==> flow/design.v <==
module alu #(
	parameter INST_W = 4,
	parameter INT_W  = 6,
	parameter FRAC_W = 10,
	parameter DATA_W = INT_W + FRAC_W
)(
	input                      i_clk,
	input                      i_rst_n,
	input                      i_in_valid,
	output                     o_busy,
	input         [INST_W-1:0] i_inst,
	input  signed [DATA_W-1:0] i_data_a,
	input  signed [DATA_W-1:0] i_data_b,
	output                     o_out_valid,
	output        [DATA_W-1:0] o_data
);
	localparam SIGN_ADD = 4'b0000;
	localparam SIGN_SUB = 4'b0001;
	localparam SIGN_MUL = 4'b0010;
	localparam SOFTPLUS = 4'b0100;
	localparam XOR      = 4'b0101;
	localparam ARS      = 4'b0110;  
	localparam LEFT_ROT = 4'b0111;
	localparam CNT_L0   = 4'b1000;  
	localparam REV_M4   = 4'b1001;  
	localparam INIT     = 4'b1010;  
	localparam SIGN_ACC_1 = 4'b0011;
	localparam SIGN_ACC_2 = 4'b1011;
	localparam VECT_W    = 20;
	localparam VECT_SIZE = 16;
	reg [INST_W - 1: 0] current_state;
	reg [INST_W - 1: 0] next_state;
	reg                        o_busy_r;
	reg                        o_out_valid_r;
	reg        [DATA_W - 1: 0] o_data_r;
	wire                       o_busy_w;
	reg                        o_out_valid_w;
	reg        [DATA_W - 1: 0] o_data_w;
	reg signed [VECT_W - 1: 0] data_acc_old [VECT_SIZE - 1: 0];
	reg signed [VECT_W - 1: 0] data_acc_new [VECT_SIZE - 1: 0];
	reg signed [VECT_W - 1: 0] data_acc_out;
	reg signed [DATA_W - 1: 0] i_data_a_r;
	reg signed [DATA_W - 1: 0] i_data_b_r;
	reg need_saturate;
	integer i;
	assign o_busy       = o_busy_r;
	assign o_out_valid  = o_out_valid_r;
	assign o_data       = o_data_r;
	assign o_busy_w     = i_in_valid || current_state != INIT;
	always @ (*)
	begin
		data_acc_out  = 0;
		need_saturate = 0;
		begin
			case (current_state)
				SIGN_ADD:
				begin
					o_out_valid_w = 1;
					o_data_w      = add(i_data_a_r, i_data_b_r);
				end
				SIGN_SUB:
				begin
					o_out_valid_w = 1;
					o_data_w      = sub(i_data_a_r, i_data_b_r);
				end
				SIGN_MUL:
				begin
					o_out_valid_w = 1;
					o_data_w      = mul(i_data_a_r, i_data_b_r);
				end
				SIGN_ACC_1:
				begin
					o_out_valid_w = 0;
					o_data_w      = 0;
				end
				SIGN_ACC_2:
				begin
					data_acc_out = data_acc_new[i_data_a_r[$clog2(VECT_SIZE) - 1: 0]];
					if (data_acc_out[VECT_W - 1])
					begin
						need_saturate = (data_acc_out[(VECT_W - 1) - 1-: (VECT_W - DATA_W)] != {{(VECT_W - DATA_W){1'b1}}});
					end
					else
					begin
						need_saturate = (data_acc_out[(VECT_W - 1) - 1-: (VECT_W - DATA_W)] != {{(VECT_W - DATA_W){1'b0}}});
					end
					o_out_valid_w = 1;
					o_data_w      = (need_saturate) ?
										sat(data_acc_out[VECT_W - 1]) :
										data_acc_out[DATA_W - 1: 0];
				end
				SOFTPLUS:
				begin
					o_out_valid_w = 1;
					o_data_w      = softplus(i_data_a_r);
				end
				XOR:
				begin
					o_out_valid_w = 1;
					o_data_w      = exor(i_data_a_r, i_data_b_r);
				end
				ARS:
				begin
					o_out_valid_w = 1;
					o_data_w      = ars(i_data_a_r, i_data_b_r);
				end
				LEFT_ROT:
				begin
					o_out_valid_w = 1;
					o_data_w      = left_rot(i_data_a_r, i_data_b_r);
				end
				CNT_L0:
				begin
					o_out_valid_w = 1;
					o_data_w      = cnt_l0(i_data_a_r);
				end
				REV_M4:
				begin
					o_out_valid_w = 1;
					o_data_w      = rev_m4(i_data_a_r, i_data_b_r);
				end
				default:
				begin
					o_out_valid_w = 0;
					o_data_w      = 0;
				end
			endcase
		end
	end
	always @ (posedge i_clk or negedge i_rst_n)
	begin
		if (!i_rst_n)
		begin
			i_data_a_r <= 0;
			i_data_b_r <= 0;
		end
		else
		begin
			if (i_in_valid)
			begin
				i_data_a_r <= i_data_a;
				i_data_b_r <= i_data_b;
			end
			else
			begin
				i_data_a_r <= i_data_a_r;
				i_data_b_r <= i_data_b_r;
			end
		end
	end
	always @ (posedge i_clk or negedge i_rst_n)
	begin
		if (!i_rst_n)
		begin
			o_busy_r <= 1;
		end
		else
		begin
			o_busy_r <= o_busy_w;
		end
	end
	always @ (posedge i_clk or negedge i_rst_n)
	begin
		if (!i_rst_n)
		begin
			o_out_valid_r <= 0;
		end
		else
		begin
			o_out_valid_r <= o_out_valid_w;
		end
	end
	always @ (posedge i_clk or negedge i_rst_n)
	begin
		if (!i_rst_n)
		begin
			for (i = 0; i < VECT_SIZE; i = i + 1)
			begin
				data_acc_new[i] <= 0;
			end
		end
		else
		begin
			for (i = 0; i < VECT_SIZE; i = i + 1)
			begin
				if (current_state == SIGN_ACC_1 && i == i_data_a_r)
				begin
					data_acc_new[i] <= data_acc_old[i] + i_data_b_r;
				end
				else
				begin
					data_acc_new[i] <= data_acc_new[i];
				end
			end
		end
	end
	always @ (posedge i_clk or negedge i_rst_n)
	begin
		if (!i_rst_n)
		begin
			for (i = 0; i < VECT_SIZE; i = i + 1)
			begin
				data_acc_old[i] <= 0;
			end
		end
		else if (current_state == SIGN_ACC_2)
		begin
			for (i = 0; i < VECT_SIZE; i = i + 1)
			begin
				data_acc_old[i] <= data_acc_new[i];
			end
		end
	end
	always @ (posedge i_clk or negedge i_rst_n)
	begin
		if (!i_rst_n)
		begin
			current_state <= INIT;
		end
		else
		begin
			current_state <= next_state;
		end
	end
	always @ (*)
	begin
		case (current_state)
			INIT:
			begin
				if (i_in_valid)
				begin
					case (i_inst)
						SIGN_ADD:   next_state = SIGN_ADD;    
						SIGN_SUB:   next_state = SIGN_SUB;    
						SIGN_MUL:   next_state = SIGN_MUL;    
						SIGN_ACC_1: next_state = SIGN_ACC_1;  
						SOFTPLUS:   next_state = SOFTPLUS;    
						XOR:        next_state = XOR;         
						ARS:        next_state = ARS;         
						LEFT_ROT:   next_state = LEFT_ROT;    
						CNT_L0:     next_state = CNT_L0;      
						REV_M4:     next_state = REV_M4;      
						default:    next_state = INIT;        
					endcase
				end
				else
				begin
					next_state = INIT;
				end
			end
			SIGN_ACC_1:
			begin
				next_state = SIGN_ACC_2;
			end
			default:  next_state = INIT;
		endcase
	end
	always @ (posedge i_clk or negedge i_rst_n)
	begin
		if (!i_rst_n)
		begin
			o_data_r <= 0;
		end
		else
		begin
			o_data_r <= o_data_w;
		end
	end
	function automatic signed [DATA_W - 1: 0] add;
		input signed [DATA_W - 1: 0] a;
		input signed [DATA_W - 1: 0] b;
		reg signed [DATA_W - 1: 0] sum;
		reg                        is_overflow;
		begin
			sum = a + b;
			is_overflow = (a[DATA_W - 1] & b[DATA_W - 1] & ~sum[DATA_W - 1]) || (~a[DATA_W - 1] & ~b[DATA_W - 1] & sum[DATA_W - 1]);
			add = (is_overflow) ? sat(!sum[DATA_W - 1]) : sum;
		end
	endfunction
	function automatic signed [DATA_W - 1: 0] sub;
		input signed [DATA_W - 1: 0] a;
		input signed [DATA_W - 1: 0] b;
		reg signed [DATA_W - 1: 0] diff;
		reg                        is_overflow;
		begin
			diff = a - b;
			is_overflow = (a[DATA_W - 1] & ~b[DATA_W - 1] & ~diff[DATA_W - 1]) || (~a[DATA_W - 1] & b[DATA_W - 1] & diff[DATA_W - 1]);
			sub = (is_overflow) ? sat(!diff[DATA_W - 1]) : diff;
		end
	endfunction
	function automatic signed [DATA_W - 1: 0] mul;
		input signed [DATA_W - 1: 0] a;
		input signed [DATA_W - 1: 0] b;
		reg [2 * DATA_W: 0] prod;
		reg                 is_overflow;
		reg                 is_signed;
		begin
			prod = a * b;
			prod = rnd(prod, 9);
			is_signed = prod[2 * DATA_W];
			if (is_signed)
			begin
				is_overflow = (prod[(2 * DATA_W) - 1-: INT_W + 1] != {{(INT_W + 1){1'b1}}});
			end
			else
			begin
				is_overflow = (prod[(2 * DATA_W) - 1-: INT_W + 1] != {{(INT_W + 1){1'b0}}});
			end
			mul = prod[((2 * DATA_W) - INT_W - 1)-: DATA_W];
			mul = (is_overflow) ? sat(is_signed) : mul;
		end
	endfunction
	function automatic signed [DATA_W - 1: 0] softplus;
		input signed [DATA_W - 1: 0] a;
		reg signed [2 * DATA_W: 0] frac;
		reg signed  [INT_W - 1: 0] a_int;
		begin
			a_int = a[(DATA_W - 1)-: INT_W];
			if (a_int >= 'sd2)  
			begin
				softplus = a;
			end
			else if (a_int < 'sd2 && a_int >= 'sd0)  
			begin
				frac = a << 1;
				frac = frac + 12'b1000_0000_0000;
				frac = frac[DATA_W - 1: 0] * 16'hAAAB;
				frac = rnd(frac, 16);
				frac = frac >> 17;
				softplus = frac[DATA_W - 1: 0];
			end
			else if (a_int < 'sd0 && a_int >= -'sd1)  
			begin
				frac = a + 12'b1000_0000_0000;
				frac = frac[DATA_W - 1: 0] * 16'hAAAB;
				frac = rnd(frac, 16);
				frac = frac >> 17;
				softplus = frac[DATA_W - 1: 0];
			end
			else if (a_int < -'sd1 && a_int >= -'sd2)  
			begin
				frac = a << 1;
				frac = frac[DATA_W - 1: 0] + 14'b01_0100_0000_0000;
				frac = frac[DATA_W - 1: 0] * 16'hE38F;
				frac = rnd(frac, 18);
				frac = frac >> 19;
				softplus = frac[DATA_W - 1: 0];
			end
			else if (a_int < -'sd2 && a_int >= -'sd3)  
			begin
				frac = a + 12'b1100_0000_0000;
				frac = frac[DATA_W - 1: 0] * 16'hE38F;
				frac = rnd(frac, 18);
				frac = frac >> 19;
				softplus = frac[DATA_W - 1: 0];
			end
			else  
			begin
				softplus = 0;
			end
		end
	endfunction
	function automatic signed [DATA_W - 1: 0] exor;
		input signed [DATA_W - 1: 0] a;
		input signed [DATA_W - 1: 0] b;
		begin
			exor = a ^ b;
		end
	endfunction
	function automatic signed [DATA_W - 1: 0] ars;
		input signed [DATA_W - 1: 0] a;
		input signed [DATA_W - 1: 0] b;
		begin
			ars = a >>> b;
		end
	endfunction
	function automatic [DATA_W - 1: 0] left_rot;
		input [DATA_W - 1: 0] a;
		input [DATA_W - 1: 0] b;
		begin
			left_rot = (a << b) | (a >> (DATA_W - b));
		end
	endfunction
	function automatic [DATA_W - 1: 0] cnt_l0;
		input [DATA_W - 1: 0] a;
		reg [$clog2(DATA_W): 0] leading_one;
		integer i;
		begin
			if (a == 0)
			begin
				cnt_l0 = DATA_W;
			end
			else
			begin
				leading_one = 0;
				for (i = DATA_W - 1; i > 0; i = i - 1)
				begin
					if (a[i] && i > leading_one)
					begin
						leading_one = i;
					end
				end
				cnt_l0 = DATA_W - 1 - leading_one;
			end
		end
	endfunction
	function automatic [DATA_W - 1: 0] rev_m4;
		input [DATA_W - 1: 0] a;
		input [DATA_W - 1: 0] b;
		integer i;
		begin
			for (i = 0; i < 13; i = i + 1)
			begin
				rev_m4[i] = (a[i+: 4] == b[(DATA_W - 1 - i)-: 4]);
			end
			rev_m4[DATA_W - 1-: 3] = 0;
		end
	endfunction
	function automatic signed [DATA_W - 1: 0] sat;
		input is_signed;
		begin
			sat = (is_signed) ? 16'b1000_0000_0000_0000 : 16'b0111_1111_1111_1111;
		end
	endfunction
	function automatic signed [2 * DATA_W: 0] rnd;
		input signed [2 * DATA_W: 0] a;
		input    [$clog2(DATA_W): 0] rounding_bit;
		begin
			rnd = (a[rounding_bit]) ? a + (1'b1 << rounding_bit) : a;
		end
	endfunction
endmodule
[Reports on alu]
Module alu before and after one edit of its RTL, step after step.
Lines under "original" count in the file above, lines under "edited" in the edited file.
"change": "edited" minus "original" as printed here. "rel. change": 100 x difference / "original".
Cell names lack the library's common part.
A cell with -- has no value.
Inputs
  design top: alu
  clock: i_clk
  library: sky130hd
  corner: tt_025C_1v80

[Diff]
Unified diff, file above to edited file.
This change comes from a script, not from a designer. The edited design behaves differently; no optimisation was intended.
begin of diff
@@ -149,11 +149,6 @@
 		end
 	end
-	always @ (posedge i_clk or negedge i_rst_n)
-	begin
-		if (!i_rst_n)
-		begin
-			o_busy_r <= 1;
-		end
-		else
+	always @ (posedge i_clk)
+	begin
 		begin
 			o_busy_r <= o_busy_w;
end of diff

[After elaboration]
Yosys after proc, flatten, opt, wreduce and memory -nomap, before mapping. Print and check cells are not counted.
Yosys's memory passes give these memory sizes; they may raise the number of words (mostly to a power of two), join words into wider ones and drop unused or constant bits.
Operators by class
  add/subtract/negate cells: original 29, edited 29, change 0, rel. change 0.00%
  multipliers: original 5, edited 5, change 0, rel. change 0.00%
  magnitude comparators: original 23, edited 23, change 0, rel. change 0.00%
  equal/unequal tests: original 57, edited 57, change 0, rel. change 0.00%
  shift-type cells: original 3, edited 3, change 0, rel. change 0.00%
  mux-type cells: original 74, edited 74, change 0, rel. change 0.00%
  bitwise logic cells: original 14, edited 14, change 0, rel. change 0.00%
  reduce/logical cells: original 44, edited 44, change 0, rel. change 0.00%
Operators by type and width
  5-bit two-way mux: original 44, edited 44, change 0, rel. change 0.00%
  1-bit logical AND: original 34, edited 34, change 0, rel. change 0.00%
  20-bit by 16-bit adder with 20-bit output: original 16, edited 16, change 0, rel. change 0.00%
  4-bit == test: original 13, edited 13, change 0, rel. change 0.00%
  4-bit == test with constant B: original 12, edited 12, change 0, rel. change 0.00%
  16-bit two-way mux: original 12, edited 12, change 0, rel. change 0.00%
  1-bit bitwise AND: original 8, edited 8, change 0, rel. change 0.00%
  4-bit by 3-bit == test with 1-bit output with constant B: original 8, edited 8, change 0, rel. change 0.00%
  5-bit by 16-bit == test with 1-bit output with constant A: original 8, edited 8, change 0, rel. change 0.00%
  4-bit by 5-bit greater-than comparator with 1-bit output with constant A: original 7, edited 7, change 0, rel. change 0.00%
  1-bit two-way mux: original 5, edited 5, change 0, rel. change 0.00%
  33-bit two-way mux: original 5, edited 5, change 0, rel. change 0.00%
  4-bit by 16-bit == test with 1-bit output with constant A: original 4, edited 4, change 0, rel. change 0.00%
  4-bit by 2-bit == test with 1-bit output with constant B: original 4, edited 4, change 0, rel. change 0.00%
  3-bit by 5-bit greater-than comparator with 1-bit output with constant A: original 4, edited 4, change 0, rel. change 0.00%
  16-bit by 16-bit multiplier with 32-bit output with constant B: original 4, edited 4, change 0, rel. change 0.00%
  1-bit inverter: original 4, edited 4, change 0, rel. change 0.00%
  16-bit by 12-bit adder with 16-bit output with constant B: original 3, edited 3, change 0, rel. change 0.00%
  1-bit logical OR: original 3, edited 3, change 0, rel. change 0.00%
  32-bit by 17-bit adder with 33-bit output with constant B: original 2, edited 2, change 0, rel. change 0.00%
  32-bit by 19-bit adder with 33-bit output with constant B: original 2, edited 2, change 0, rel. change 0.00%
  3-bit by 16-bit == test with 1-bit output with constant A: original 2, edited 2, change 0, rel. change 0.00%
  4-bit by 1-bit == test with 1-bit output with constant B: original 2, edited 2, change 0, rel. change 0.00%
  6-bit by 1-bit greater-or-equal comparator with 1-bit output with constant B: original 2, edited 2, change 0, rel. change 0.00%
  6-bit by 3-bit greater-or-equal comparator with 1-bit output with constant B: original 2, edited 2, change 0, rel. change 0.00%
  2-bit by 5-bit greater-than comparator with 1-bit output with constant A: original 2, edited 2, change 0, rel. change 0.00%
  16-bit logical NOT: original 2, edited 2, change 0, rel. change 0.00%
  4-bit logical NOT: original 2, edited 2, change 0, rel. change 0.00%
The list need not be complete.
Storage and ports
  register bits after elaboration: original 694, edited 694, change 0, rel. change 0.00%
  ROM bits: original 64, edited 64, change 0, rel. change 0.00%
  memories kept: original 1, edited 1, change 0, rel. change 0.00%
  bits of input ports: original 39, edited 39, change 0, rel. change 0.00%
  output and inout port bits: original 18, edited 18, change 0, rel. change 0.00%
  elaborated cells: original 288, edited 288, change 0, rel. change 0.00%
Memories
  shape (words x width / read and write ports): original 16x4 r1 w0, edited 16x4 r1 w0

[Depth]
Longest topological path by Yosys (ltp), each cell counted once; first at word level (registers and memories cut), then after technology mapping (sequential cells cut; the memories' decode and read muxes count).
Depth
  word-level depth: original 76, edited 76, change 0, rel. change 0.00%
  ABC_AREA: original 0, edited 0
  gate-level depth with buffers: original 34, edited 34, change 0, rel. change 0.00%
  mapped depth without buffers: original 32, edited 30, change -2, rel. change -6.25%

[After synthesis]
The flow's flattened synthesis, as Yosys stat reports it; memories are mapped. The netlist is that of the ABC_AREA named above (0 if unset); the other value can give another one.
Mapped netlist
  cell count: original 8137, edited 7539, change -598, rel. change -7.35%
  cell area after synthesis (um2): original 70531.4, edited 70452.6, change -78.8, rel. change -0.11%
  area of sequential cells (um2): original 17370.4, edited 17364.2, change -6.2, rel. change -0.04%
  mapped flip-flops: original 694, edited 694, change 0, rel. change 0.00%
  buffers: original 304, edited 257, change -47, rel. change -15.46%
Cells by type
  nand2_1: original 1673, edited 720, change -953, rel. change -56.96%
  mux2_2: original 38, edited 361, change +323, rel. change +850.00%
  nor2_1: original 343, edited 403, change +60, rel. change +17.49%
  clkbuf_1: original 274, edited 221, change -53, rel. change -19.34%
  xor2_1: original 199, edited 152, change -47, rel. change -23.62%
  o21a_1: original 24, edited 69, change +45, rel. change +187.50%
  o31ai_1: original 63, edited 103, change +40, rel. change +63.49%
  nor3_1: original 106, edited 142, change +36, rel. change +33.96%
  nand4_1: original 44, edited 20, change -24, rel. change -54.55%
  a31oi_1: original 54, edited 34, change -20, rel. change -37.04%
  a211oi_1: original 41, edited 61, change +20, rel. change +48.78%
  or4_1: original 25, edited 7, change -18, rel. change -72.00%
  a211o_1: original 25, edited 9, change -16, rel. change -64.00%
  inv_1: original 891, edited 906, change +15, rel. change +1.68%
  o21ai_0: original 527, edited 541, change +14, rel. change +2.66%
  a21o_1: original 119, edited 105, change -14, rel. change -11.76%
  o22ai_1: original 31, edited 17, change -14, rel. change -45.16%
  nand2b_1: original 47, edited 34, change -13, rel. change -27.66%
The list need not be complete.

[Worst setup path after synthesis]
OpenSTA on the mapped netlist: ideal clock, no wires. The path of least setup slack (recovery checks aside). Input and output delay are each 20% of the period. Register names are those of the netlist, which keeps one name where synthesis merged equal registers.
Path after synthesis
  path type: original register to register, edited register to register
  start point: original register i_data_b_r[1], edited register i_data_b_r[1]
  end point: original register o_data_r[14], edited register o_data_r[12]
  period (ps): original 10000, edited 10000, change 0, rel. change 0.00%
  library setup time (ps): original 129, edited 129, change 0
  time at the first pin (ps): original 0, edited 0, change 0
  arrival (ps): original 8566, edited 8881, change +315, rel. change +3.68%
  data required time (ps): original 9871, edited 9871, change 0, rel. change 0.00%
  path slack (ps): original 1305, edited 990, change -315
  path delay (ps): original 8695, edited 9010, change +315, rel. change +3.62%
  stages on the path: original 33, edited 33, change 0, rel. change 0.00%
  path buffers: original 4, edited 3, change -1, rel. change -25.00%
  period reached after synthesis (ps): original 8695, edited 9010, change +315, rel. change +3.62%
"path delay" = arrival - input delay + setup time.
"stages on the path": output pins that drive a net of the path, with the launching flip-flop's if there is one; two outputs of one cell count as two.
"period reached after synthesis" is the clock period less the worst setup slack; recovery checks do not enter. This is arithmetic on one report: input and output delays are still those of the set period (20% each).
Between the ends stands the longest chain of elaborated cells between them, by number of cells; it is not shown to be the way that was timed. Of several equally long chains one is given.
Each line given opens the expression or statement behind the cell; cells for indexed reads and writes are added by Yosys, which also makes memories of some case tables.
A register here has more assigning lines than the two given.
On the way, after synthesis, original
  cells stage by stage: dfrtp_1 buf_4 inv_1 buf_1 buf_1 nor2_1 fa_1 inv_1 fa_1 inv_1 fa_1 inv_1 fa_1 inv_1 fa_1 inv_1 fa_1 inv_1 ha_1 buf_4 o21a_1 nor2_1 or4_4 o221ai_4 xor2_4 nand3_4 nor4_4 nand4_1 nor3_1 o211ai_1 a211o_1 a211oi_1 o21ai_1
  cells in the longest elaborated chain: 8
  elaborated cells between the ends (all ways): 29
  RTL lines with such cells: 16
  classes of those cells: add/sub: 4; mul: 1; eq/ne: 1; shift: 3; mux: 10; logic: 7; reduce/logical: 3
RTL lines, path after synthesis, original
  start, declared: line 43  | reg signed [DATA_W - 1: 0] i_data_b_r;
  start, assigned: line 142  | i_data_b_r <= i_data_b;
  start, assigned: line 147  | i_data_b_r <= i_data_b_r;
  16-bit by 16-bit multiplier with 32-bit output: line 298  | prod = a * b;
  32-bit by 11-bit adder with 33-bit output: line 429  | rnd = (a[rounding_bit]) ? a + (1'b1 << rounding_bit) : a;
  33-bit two-way mux: line 429
  7-bit nonzero test: line 307  | is_overflow = (prod[(2 * DATA_W) - 1-: INT_W + 1] != {{(INT_W + 1){1'b0}}});
  1-bit two-way mux: line 301  | if (is_signed)
  1-bit two-way mux: line 55  | case (current_state)
  16-bit two-way mux: line 310  | mul = (is_overflow) ? sat(is_signed) : mul;
  16-bit case mux with 10-bit select: line 55
  end, assigned: line 262  | o_data_r <= 0;
  end, assigned: line 266  | o_data_r <= o_data_w;
  end, declared: line 35  | reg [DATA_W - 1: 0] o_data_r;
On the way, after synthesis, edited
  cells stage by stage: dfrtp_1 buf_2 inv_2 buf_1 buf_1 nor2_1 fa_1 inv_1 fa_1 inv_1 fa_1 inv_1 fa_1 inv_1 fa_1 inv_1 fa_1 inv_1 ha_1 nand4_1 o211ai_1 or3b_1 o21bai_2 xor2_1 o211ai_1 nor4_4 nand2_1 or3_1 a21oi_1 o211a_1 o21ai_1 nand2b_1 a2111o_1
  cells in the longest elaborated chain: 8
  elaborated cells between the ends (all ways): 30
  RTL lines with such cells: 17
  classes of those cells: add/sub: 4; mul: 1; eq/ne: 2; shift: 3; mux: 10; logic: 7; reduce/logical: 3
RTL lines, path after synthesis, edited
  start, declared: line 43  | reg signed [DATA_W - 1: 0] i_data_b_r;
  start, assigned: line 142  | i_data_b_r <= i_data_b;
  start, assigned: line 147  | i_data_b_r <= i_data_b_r;
  16-bit by 16-bit multiplier with 32-bit output: line 293  | prod = a * b;
  32-bit by 11-bit adder with 33-bit output: line 424  | rnd = (a[rounding_bit]) ? a + (1'b1 << rounding_bit) : a;
  33-bit two-way mux: line 424
  7-bit nonzero test: line 302  | is_overflow = (prod[(2 * DATA_W) - 1-: INT_W + 1] != {{(INT_W + 1){1'b0}}});
  1-bit two-way mux: line 296  | if (is_signed)
  1-bit two-way mux: line 55  | case (current_state)
  16-bit two-way mux: line 305  | mul = (is_overflow) ? sat(is_signed) : mul;
  16-bit case mux with 10-bit select: line 55
  end, assigned: line 257  | o_data_r <= 0;
  end, assigned: line 261  | o_data_r <= o_data_w;
  end, declared: line 35  | reg [DATA_W - 1: 0] o_data_r;

[Timing after layout]
Path of least setup slack in the final report of the runs of set A (OpenROAD, finished layout, wires in). Where an end is a register, its clock arrival counts in the times.
The report prints the path's times to 10 ps; the period is as set.
Path post-layout
  path type: original register to register, edited register to register
  start point: original register i_data_a_r[11], edited register i_data_a_r[5]
  end point: original register o_data_r[5], edited register o_data_r[6]
  period (ps): original 9320, edited 9320, change 0, rel. change 0.00%
  library setup time (ps): original 100, edited 130, change +30
  time at the first pin (ps): original 700, edited 700, change 0, rel. change 0.00%
  arrival (ps): original 9470, edited 9420, change -50, rel. change -0.53%
  data required time (ps): original 9930, edited 9870, change -60, rel. change -0.60%
  path slack (ps): original 460, edited 450, change -10
  stages on the path: original 26, edited 27, change +1, rel. change +3.85%
  path buffers: original 1, edited 1, change 0, rel. change 0.00%
A register here has more assigning lines than the two given.
On the way, post-layout, original
  cells stage by stage: dfrtp_1 buf_4 ha_1 inv_1 fa_1 inv_1 fa_1 fa_1 fa_1 inv_1 fa_1 inv_1 fa_1 ha_1 a21oi_1 nand3_1 a31oi_2 o21ai_1 xor2_1 nand4_4 nor4_4 nor4b_1 o21ai_1 a211oi_2 o21bai_1 o221ai_1
RTL lines, path post-layout, original
  start, declared: line 42  | reg signed [DATA_W - 1: 0] i_data_a_r;
  start, assigned: line 141  | i_data_a_r <= i_data_a;
  start, assigned: line 146  | i_data_a_r <= i_data_a_r;
  end, assigned: line 262  | o_data_r <= 0;
  end, assigned: line 266  | o_data_r <= o_data_w;
  end, declared: line 35  | reg [DATA_W - 1: 0] o_data_r;
original: No chain of elaborated cells between the ends is given.
On the way, post-layout, edited
  cells stage by stage: dfrtp_1 clkinv_1 nor2_1 fa_1 inv_1 fa_1 fa_1 fa_1 fa_1 inv_1 fa_1 ha_1 a21o_1 a31o_2 a22oi_1 o21ai_0 a311oi_1 o211ai_1 nor4_4 a41oi_1 nand3b_1 xnor2_1 a2111o_1 a21oi_2 buf_4 o21ai_0 o2111ai_1
RTL lines, path post-layout, edited
  start, declared: line 42  | reg signed [DATA_W - 1: 0] i_data_a_r;
  start, assigned: line 141  | i_data_a_r <= i_data_a;
  start, assigned: line 146  | i_data_a_r <= i_data_a_r;
  end, assigned: line 257  | o_data_r <= 0;
  end, assigned: line 261  | o_data_r <= o_data_w;
  end, declared: line 35  | reg [DATA_W - 1: 0] o_data_r;
edited: No chain of elaborated cells between the ends is given.

[Measured runs]
Runs of the flow (Yosys, OpenROAD) on both versions; the two runs of a pair have the same settings. The constraints put input and output delay at 20% of the set period each and load the outputs with 0.01 pF.
Settings, set A
  CORE_UTILIZATION: 45
  period_ns: 9.32
  CAP_MARGIN: 20
  CORE_MARGIN: 2
  SLEW_MARGIN: 20
Final reports, set A
  netlist area reported by Yosys (um2): original 70531.4, edited 70452.6, change -78.8, rel. change -0.11%
  area inside the die boundary (um2): original 159920.0, edited 159744.0, change -176.0, rel. change -0.11%
  final utilization: original 0.492, edited 0.493, change +0.001
  setup slack of the critical path (ps): original 459, edited 447, change -12
  summed negative setup slack (ps): original 0, edited 0, change 0
  final worst hold slack (ps): original 463, edited 499, change +36
  reached clock period (ps): original 8861, edited 8873, change +12, rel. change +0.14%
Settings, set B
  CAP_MARGIN: 25
  CELL_PAD_IN_SITES_GLOBAL_PLACEMENT: 0
  CORE_UTILIZATION: 32
  MAX_ROUTING_LAYER: met4
  PLACE_DENSITY_LB_ADDON: 0.21
  SLEW_MARGIN: 40
  period_ns: 5.81
  CORE_MARGIN: 2
Final reports, set B
  netlist area reported by Yosys (um2): original 70531.4, edited 70452.6, change -78.8, rel. change -0.11%
  area inside the die boundary (um2): original 224183.0, edited 223932.0, change -251.0, rel. change -0.11%
  final utilization: original 0.397, edited 0.39, change -0.007
  setup slack of the critical path (ps): original -1505, edited -1826, change -321
  summed negative setup slack (ps): original -23102, edited -28262, change -5160
  reached clock period (ps): original 7315, edited 7636, change +321, rel. change +4.39%
"reached clock period" is the run's clock period less its worst setup slack. It is reckoned from that one timing run; input and output delays stay at 20% of the period that was set.
